==> flow/design.v <==
module div (
    input wire clk,
    input wire rst_n,
    input wire [32-1:0] dividend_i,     
    input wire [32-1:0] divisor_i,      
    input wire                       start_i,        
    input wire                       ctrl_ready_i,   
    input wire [                3:0] op_i,           
    output reg [32-1:0] result_o,   
    output reg busy_o,   
    output reg valid_o   
);
    typedef enum logic [3:0] {
        STATE_IDLE  = 4'b0001,
        STATE_START = 4'b0010,
        STATE_CALC  = 4'b0100,
        STATE_END   = 4'b1000
    } state_t;
    state_t state;
    reg [32-1:0] dividend_r;
    reg [32-1:0] divisor_r;
    reg [3:0] op_r;
    reg [31:0] count;
    reg [32-1:0] div_result;
    reg [32-1:0] div_remain;
    reg [32-1:0] minuend;
    reg invert_result;
    wire op_div = op_r[0];
    wire op_divu = op_r[1];
    wire op_rem = op_r[2];
    wire op_remu = op_r[3];
    wire [31:0] dividend_invert = (-dividend_r);
    wire [31:0] divisor_invert = (-divisor_r);
    wire minuend_ge_divisor = minuend >= divisor_r;
    wire [31:0] minuend_sub_res = minuend - divisor_r;
    wire [31:0] div_result_tmp = minuend_ge_divisor ? ({div_result[30:0], 1'b1}) : ({div_result[30:0], 1'b0});
    wire [31:0] minuend_tmp = minuend_ge_divisor ? minuend_sub_res[30:0] : minuend[30:0];
    wire [31:0] dividend_abs = dividend_r[31] ? -dividend_r : dividend_r;
    wire [31:0] divisor_abs = divisor_r[31] ? -divisor_r : divisor_r;
    always @(posedge clk) begin
        if (!rst_n) begin
            state         <= STATE_IDLE;
            result_o      <= 32'h0;
            div_result    <= 32'h0;
            div_remain    <= 32'h0;
            op_r          <= 4'h0;
            dividend_r    <= 32'h0;
            divisor_r     <= 32'h0;
            minuend       <= 32'h0;
            invert_result <= 1'b0;
            busy_o        <= 1'b0;
            valid_o       <= 1'b0;
            count         <= 32'h0;
        end else begin
            case (state)
                STATE_IDLE: begin
                    if (ctrl_ready_i) begin
                        valid_o <= 1'b0;
                        if (start_i == 1'b1) begin
                            op_r       <= op_i;
                            dividend_r <= dividend_i;
                            divisor_r  <= divisor_i;
                            state      <= STATE_START;
                            busy_o     <= 1'b1;
                        end else begin
                            op_r       <= 3'h0;
                            dividend_r <= 32'h0;
                            divisor_r  <= 32'h0;
                            result_o   <= 32'h0;
                            busy_o     <= 1'b0;
                        end
                    end
                end
                STATE_START: begin
                    valid_o <= 1'b0;
                    if (divisor_r == 32'h0) begin
                        if (op_div | op_divu) begin
                            result_o <= 32'hffffffff;
                        end else begin
                            result_o <= dividend_r;
                        end
                        state   <= STATE_IDLE;
                        busy_o  <= 1'b0;
                        valid_o <= 1'b1;
                    end else if (
                        (op_div | op_rem) ? (dividend_abs < divisor_abs) : (dividend_r < divisor_r)
                    ) begin
                        if (op_div) begin
                            result_o <= 32'b0;
                        end else if (op_rem) begin
                            result_o <= dividend_r;
                        end else if (op_divu) begin
                            result_o <= 32'b0;
                        end else if (op_remu) begin
                            result_o <= dividend_r;
                        end
                        state   <= STATE_IDLE;
                        busy_o  <= 1'b0;
                        valid_o <= 1'b1;
                    end else begin
                        busy_o     <= 1'b1;
                        count      <= 32'h40000000;
                        state      <= STATE_CALC;
                        div_result <= 32'h0;
                        div_remain <= 32'h0;
                        if (op_div | op_rem) begin
                            if (dividend_r[31] == 1'b1) begin
                                dividend_r <= dividend_invert;
                                minuend    <= dividend_invert[31];
                            end else begin
                                minuend <= dividend_r[31];
                            end
                            if (divisor_r[31] == 1'b1) begin
                                divisor_r <= divisor_invert;
                            end
                        end else begin
                            minuend <= dividend_r[31];
                        end
                        if ((op_div && (dividend_r[31] ^ divisor_r[31] == 1'b1))
                            || (op_rem && (dividend_r[31] == 1'b1))) begin
                            invert_result <= 1'b1;
                        end else begin
                            invert_result <= 1'b0;
                        end
                    end
                end
                STATE_CALC: begin
                    busy_o     <= 1'b1;
                    dividend_r <= {dividend_r[30:0], 1'b0};
                    div_result <= div_result_tmp;
                    count      <= {1'b0, count[31:1]};
                    if (|count) begin
                        minuend <= {minuend_tmp[30:0], dividend_r[30]};
                    end else begin
                        state <= STATE_END;
                        if (minuend_ge_divisor) begin
                            div_remain <= minuend_sub_res;
                        end else begin
                            div_remain <= minuend;
                        end
                    end
                end
                STATE_END: begin
                    state   <= STATE_IDLE;
                    busy_o  <= 1'b0;
                    valid_o <= 1'b1;
                    if (op_div | op_divu) begin
                        if (invert_result) begin
                            result_o <= (-div_result);
                        end else begin
                            result_o <= div_result;
                        end
                    end else begin
                        if (invert_result) begin
                            result_o <= (-div_remain);
                        end else begin
                            result_o <= div_remain;
                        end
                    end
                end
            endcase
        end
    end
endmodule
Lab notebook: div

* From RTL to reports: div *
Each step is given for the RTL above and for the edited RTL.
"original" refers to lines of the RTL above, "edited" to lines of the edited file.
"change" is "edited" less "original", of the values as shown; "rel. change" is that difference over "original", in percent.
Operators carry their Yosys type and port widths (W data, S select, Z words).
Cell names lack the library's common part.
Not given: n/a

set-up
  top = div
  clock = clk
  library = sky130hd
  library corner = tt_025C_1v80

* The edit *
The edit as a unified diff against the file above.
The edit is scripted: it alters the design's behaviour and was not made to optimise anything.

begin of diff
@@ -33,5 +33,5 @@
     wire [31:0] divisor_invert = (-divisor_r);
     wire minuend_ge_divisor = minuend >= divisor_r;
-    wire [31:0] minuend_sub_res = minuend - divisor_r;
+    wire [31:0] minuend_sub_res = minuend + divisor_r;
     wire [31:0] div_result_tmp = minuend_ge_divisor ? ({div_result[30:0], 1'b1}) : ({div_result[30:0], 1'b0});
     wire [31:0] minuend_tmp = minuend_ge_divisor ? minuend_sub_res[30:0] : minuend[30:0];
end of diff

* Word level *
Source: Yosys, flattened and elaborated, memories not mapped. Widths are those after wreduce. Registers that Yosys merges into a memory's read port (data or address) are not register bits. Print and check cells do not count. Equal cells are merged and count once.

cells by class
  item                        original  edited  change  rel. change (%)
  add/sub/neg operators       5         5       0       0.00
  multipliers                 0         0       0       n/a
  divide/modulo/power cells   0         0       0       n/a
  order comparisons           3         3       0       0.00
  equal/unequal tests         14        14      0       0.00
  shifts and indexed selects  0         0       0       n/a
  mux-type cells              62        62      0       0.00
  bitwise gates (word level)  5         5       0       0.00
  reduce/logical cells        21        21      0       0.00

operators by type and width
  cell                  original  edited  change  rel. change (%)
  $sub A32 B32 Y32      1         0       -1      -100.00
  $add A32 B32 Y32      0         1       +1      n/a
  $mux W32              33        33      0       0.00
  $mux W1               12        12      0       0.00
  $ne A2 B2 Y1 const B  8         8       0       0.00
  $pmux W32 S2          5         5       0       0.00
  $mux W4               4         4       0       0.00
  $neg A32 Y32          4         4       0       0.00
  $reduce_and A2 Y1     3         3       0       0.00
  $reduce_and A4 Y1     3         3       0       0.00
  $reduce_and A5 Y1     3         3       0       0.00
  $logic_and A1 B1 Y1   2         2       0       0.00
  $lt A32 B32 Y1        2         2       0       0.00
  $mux W3               2         2       0       0.00
  $not A1 Y1            2         2       0       0.00
  $or A1 B1 Y1          2         2       0       0.00
  $pmux W32 S3          2         2       0       0.00
  $reduce_and A3 Y1     2         2       0       0.00
  $reduce_bool A2 Y1    2         2       0       0.00
  $reduce_bool A3 Y1    2         2       0       0.00
  $eq A4 B1 Y1 const B  1         1       0       0.00
  $eq A4 B2 Y1 const B  1         1       0       0.00
  $eq A4 B3 Y1 const B  1         1       0       0.00
  $eq A4 B4 Y1 const B  1         1       0       0.00
  $ge A32 B32 Y1        1         1       0       0.00
  $logic_not A32 Y1     1         1       0       0.00
  $logic_or A1 B1 Y1    1         1       0       0.00
  $mux W31              1         1       0       0.00

The list need not be complete.

storage and ports
  item                             original  edited  change  rel. change (%)
  register bits after elaboration  235       235     0       0.00
  bits in latches                  0         0       0       n/a
  RAM bits                         0         0       0       n/a
  memory bits (read-only)          0         0       0       n/a
  clocked read ports x word width  0         0       0       n/a
  memories                         0         0       0       n/a
  output and inout port bits       34        34      0       0.00

* Depth *
Yosys ltp: most cells in a row. Word level: on the elaborated netlist, between registers, memories and ports. Mapped: between sequential cells and ports; inverters and the memories' decode and read muxes count.

logic depth
  item                           original  edited  change  rel. change (%)
  depth in word-level cells      7         7       0       0.00
  ABC_AREA                       0         0       n/a     n/a
  gate-level depth with buffers  22        21      -1      -4.55
  gate-level depth less buffers  18        19      +1      +5.56

* Mapped cells and area *
Yosys stat after the flow's synthesis: flattened, memories mapped to cells. It holds for the ABC_AREA given above (unset counts as 0); a run with the other value may have another netlist.

cell types
  cell type  original  edited  change  rel. change (%)
  a21oi_1    117       167     +50     +42.74
  ha_1       98        129     +31     +31.63
  o2bb2ai_1  0         23      +23     n/a
  mux2i_1    10        32      +22     +220.00
  a211oi_1   79        58      -21     -26.58
  nor3_1     61        44      -17     -27.87
  a31oi_1    28        11      -17     -60.71
  nand2_1    200       185     -15     -7.50
  clkbuf_1   93        106     +13     +13.98
  nor4_1     18        31      +13     +72.22
  nand2b_1   8         21      +13     +162.50
  o31ai_1    28        39      +11     +39.29
  o211a_1    12        1       -11     -91.67
  buf_2      28        18      -10     -35.71
  o21ai_2    10        0       -10     -100.00
  a22o_1     78        69      -9      -11.54
  inv_1      60        69      +9      +15.00
  buf_6      9         0       -9      -100.00

The list need not be complete.

synthesis totals
  item                               original   edited     change      rel. change (%)
  cell count                         1,967      2,042      +75         +3.81
  cell area after synthesis (sq mm)  0.0157489  0.016392   +0.0006431  +4.08
  sequential area (sq mm)            0.0046845  0.0046845  0.0000000   0.00
  flip-flops                         234        234        0           0.00
  buffer cells                       137        138        +1          +0.73

* Path before layout *
Path of least setup slack by OpenSTA after synthesis, without wires, with an ideal clock, recovery checks aside; 20% of the period is set as input and as output delay. Where synthesis merged equal registers, the netlist keeps one of their names.

timing after synthesis
  item                                 original                 edited                   change  rel. change (%)
  path kind                            register to register     register to register     n/a     n/a
  start                                register dividend_r[7]   register dividend_r[14]  n/a     n/a
  end                                  register dividend_r[21]  register dividend_r[2]   n/a     n/a
  clock period (ns)                    8.0                      8.0                      0.0     0.00
  arrival time (ns)                    5.197                    4.763                    -0.434  -8.35
  required time (ns)                   7.868                    7.914                    +0.046  +0.58
  slack (ns)                           2.671                    3.152                    +0.481  n/a
  path delay (ns)                      5.329                    4.849                    -0.480  -9.01
  driving pins on the path             21                       21                       0       0.00
  path buffers                         3                        3                        0       0.00
  period reached after synthesis (ns)  5.329                    4.848                    -0.481  -9.03

"path delay" = arrival - input delay + setup time.
"driving pins on the path": output pins that drive a net of the path, with the launching flip-flop's if there is one; two outputs of one cell count as two.
"period reached after synthesis" = period - worst setup slack (recovery checks aside). The figure is calculated, with input and output delays left at 20% of the set period.
Between the ends stands the longest chain of elaborated cells between them, by number of cells; it is not shown to be the way that was timed. Of several equally long chains one is given.
Each line given opens the expression or statement behind the cell; cells for indexed reads and writes are added by Yosys, which also makes memories of some case tables.
At most two assigning lines are given for a register; there are more.

between the ends, after synthesis, original
  cell sequence = dfxtp_1 > or4_1 > nor3_1 > nand3_1 > or3_1 > nand2b_1 > o41ai_1 > xnor2_1 > ha_1 > nand4_1 > or4_1 > or4b_1 > a31oi_2 > nor3_1 > or2_0 > buf_2 > o21a_1 > buf_2 > buf_2 > a21oi_1 > o32ai_1
  cells in the longest elaborated chain = 7
  elaborated cells between the ends (all ways) = 11
  classes of those cells = add/sub (1); compare (2); eq/ne (1); mux (6); reduce/logical (1)

RTL lines, path after synthesis, original
  item                line  text
  start: declaration  20    reg [32-1:0] dividend_r;
  start: assignment   61    dividend_r <= dividend_i;
  start: assignment   108   dividend_r <= dividend_invert;
  $neg A32 Y32        38    wire [31:0] dividend_abs = dividend_r[31] ? -dividend_r : dividend_r;
  $mux W32            38
  $lt A32 B32 Y1      86    (op_div | op_rem) ? (dividend_abs < divisor_abs) : (dividend_r < divisor_r)
  $mux W1             86
  $mux W32            85    end else if (
  $mux W32            76    if (divisor_r == 32'h0) begin
  $pmux W32 S3        55    case (state)
  end: assignment     61
  end: assignment     108
  end: declaration    20

between the ends, after synthesis, edited
  cell sequence = dfxtp_1 > clkbuf_1 > or3_1 > or3_1 > or3_1 > o21ai_1 > nand2_1 > a21o_1 > xor2_1 > ha_1 > nand4_1 > nor4_1 > nand2_1 > nor3_1 > a21boi_0 > o31a_1 > nor3_1 > clkbuf_1 > clkbuf_1 > nor2_1 > a211oi_1
  cells in the longest elaborated chain = 7
  elaborated cells between the ends (all ways) = 10
  classes of those cells = add/sub (1); compare (2); eq/ne (1); mux (5); reduce/logical (1)

RTL lines, path after synthesis, edited
  item                line  text
  start: declaration  20    reg [32-1:0] dividend_r;
  start: assignment   61    dividend_r <= dividend_i;
  start: assignment   108   dividend_r <= dividend_invert;
  $neg A32 Y32        38    wire [31:0] dividend_abs = dividend_r[31] ? -dividend_r : dividend_r;
  $mux W32            38
  $lt A32 B32 Y1      86    (op_div | op_rem) ? (dividend_abs < divisor_abs) : (dividend_r < divisor_r)
  $mux W1             86
  $mux W32            85    end else if (
  $mux W32            76    if (divisor_r == 32'h0) begin
  $pmux W32 S3        55    case (state)
  end: assignment     61
  end: assignment     108
  end: declaration    20

* Path in the finished layout *
From the final timing report of each run of pair 1: the path of least setup slack in the routed layout; clock arrival at registers is part of the times.

timing post-layout
  item                      original                 edited                   change  rel. change (%)
  path kind                 register to register     register to register     n/a     n/a
  start                     register dividend_r[7]   register dividend_r[11]  n/a     n/a
  end                       register div_remain[31]  register divisor_r[4]    n/a     n/a
  clock period (ns)         6.68                     6.68                     0.00    0.00
  arrival time (ns)         6.63                     6.28                     -0.35   -5.28
  required time (ns)        7.13                     7.08                     -0.05   -0.70
  slack (ns)                0.50                     0.80                     +0.30   n/a
  driving pins on the path  16                       19                       +3      +18.75
  path buffers              0                        1                        +1      n/a

Between the ends stands the longest chain of elaborated cells between them, by number of cells; it is not shown to be the way that was timed. Of several equally long chains one is given.
At most two assigning lines are given for a register; there are more.

between the ends, post-layout, original
  cell sequence = dfxtp_1 > or4_1 > nor3_1 > nand3_1 > o41ai_1 > xnor2_1 > ha_1 > nand4_2 > or4_1 > or4b_1 > a31oi_2 > o32ai_2 > or3_1 > and2_1 > a2bb2oi_1 > o31ai_1
  cells in the longest elaborated chain = 7
  elaborated cells between the ends (all ways) = 10
  classes of those cells = add/sub (1); compare (2); eq/ne (1); mux (5); reduce/logical (1)

RTL lines, path post-layout, original
  item                line  text
  start: declaration  20    reg [32-1:0] dividend_r;
  start: assignment   61    dividend_r <= dividend_i;
  start: assignment   108   dividend_r <= dividend_invert;
  $neg A32 Y32        38    wire [31:0] dividend_abs = dividend_r[31] ? -dividend_r : dividend_r;
  $mux W32            38
  $lt A32 B32 Y1      86    (op_div | op_rem) ? (dividend_abs < divisor_abs) : (dividend_r < divisor_r)
  $mux W1             86
  $mux W32            85    end else if (
  $mux W32            76    if (divisor_r == 32'h0) begin
  $pmux W32 S2        55    case (state)
  end: assignment     137   div_remain <= minuend_sub_res;
  end: assignment     139   div_remain <= minuend;
  end: declaration    25    reg [32-1:0] div_remain;

between the ends, post-layout, edited
  cell sequence = dfxtp_1 > or3_1 > or3_1 > or3_1 > o21ai_1 > nand2_1 > a21o_1 > xor2_1 > ha_1 > nand4_1 > nor4_1 > nand2_1 > nor3_1 > a21boi_0 > o31a_1 > nor2_4 > buf_4 > mux2i_1 > nor2_1
  cells in the longest elaborated chain = 7
  elaborated cells between the ends (all ways) = 10
  classes of those cells = add/sub (1); compare (2); eq/ne (1); mux (5); reduce/logical (1)

RTL lines, path post-layout, edited
  item                line  text
  start: declaration  20    reg [32-1:0] dividend_r;
  start: assignment   61    dividend_r <= dividend_i;
  start: assignment   108   dividend_r <= dividend_invert;
  $neg A32 Y32        38    wire [31:0] dividend_abs = dividend_r[31] ? -dividend_r : dividend_r;
  $mux W32            38
  $lt A32 B32 Y1      86    (op_div | op_rem) ? (dividend_abs < divisor_abs) : (dividend_r < divisor_r)
  $mux W1             86
  $mux W32            85    end else if (
  $mux W32            76    if (divisor_r == 32'h0) begin
  $pmux W32 S2        55    case (state)
  end: assignment     62    divisor_r  <= divisor_i;
  end: assignment     114   divisor_r <= divisor_invert;
  end: declaration    21    reg [32-1:0] divisor_r;

* Flow runs *
Runs of the flow (Yosys, OpenROAD) on both versions; the two runs of a pair have the same settings. The constraints put input and output delay at 20% of the set period each and load the outputs with 0.01 pF.

settings, pair 1
  CORE_UTILIZATION = 40
  PLACE_DENSITY = 0.65
  period_ns = 6.68
  CAP_MARGIN = 20
  CORE_MARGIN = 2
  SLEW_MARGIN = 20

results, pair 1
  item                                            original   edited     change      rel. change (%)
  synthesized cell area (sq mm)                   0.0157489  0.016392   +0.0006431  +4.08
  total die area (sq mm)                          0.0409759  0.0426154  +0.0016395  +4.00
  standard-cell area of the final layout (sq mm)  0.0181524  0.0187129  +0.0005605  +3.09
  smallest setup slack (ns)                       0.497      0.804      +0.307      n/a
  overall power (µW)                              4,293      4,223      -70         -1.63
  period reached (ns)                             6.183      5.876      -0.307      -4.97

settings, pair 2
  CAP_MARGIN = 20
  CELL_PAD_IN_SITES_DETAIL_PLACEMENT = 0
  CORE_ASPECT_RATIO = 1.57
  CORE_UTILIZATION = 44
  GPL_TIMING_DRIVEN = 0
  PLACE_DENSITY = 0.57
  SLEW_MARGIN = 20
  period_ns = 8.83
  CORE_MARGIN = 2

results, pair 2
  item                                            original   edited     change      rel. change (%)
  synthesized cell area (sq mm)                   0.0157489  0.016392   +0.0006431  +4.08
  total die area (sq mm)                          0.0373611  0.0388533  +0.0014922  +3.99
  standard-cell area of the final layout (sq mm)  0.01826    0.0188869  +0.0006269  +3.43
  smallest setup slack (ns)                       1.770      2.161      +0.391      n/a
  overall power (µW)                              3,153      3,092      -61         -1.93
  period reached (ns)                             7.060      6.669      -0.391      -5.54

"period reached" means the clock period less the worst setup slack. The figure is calculated, with input and output delays left at 20% of the set period.
"overall power": no workload was simulated; the value follows from the tool's default switching activity.
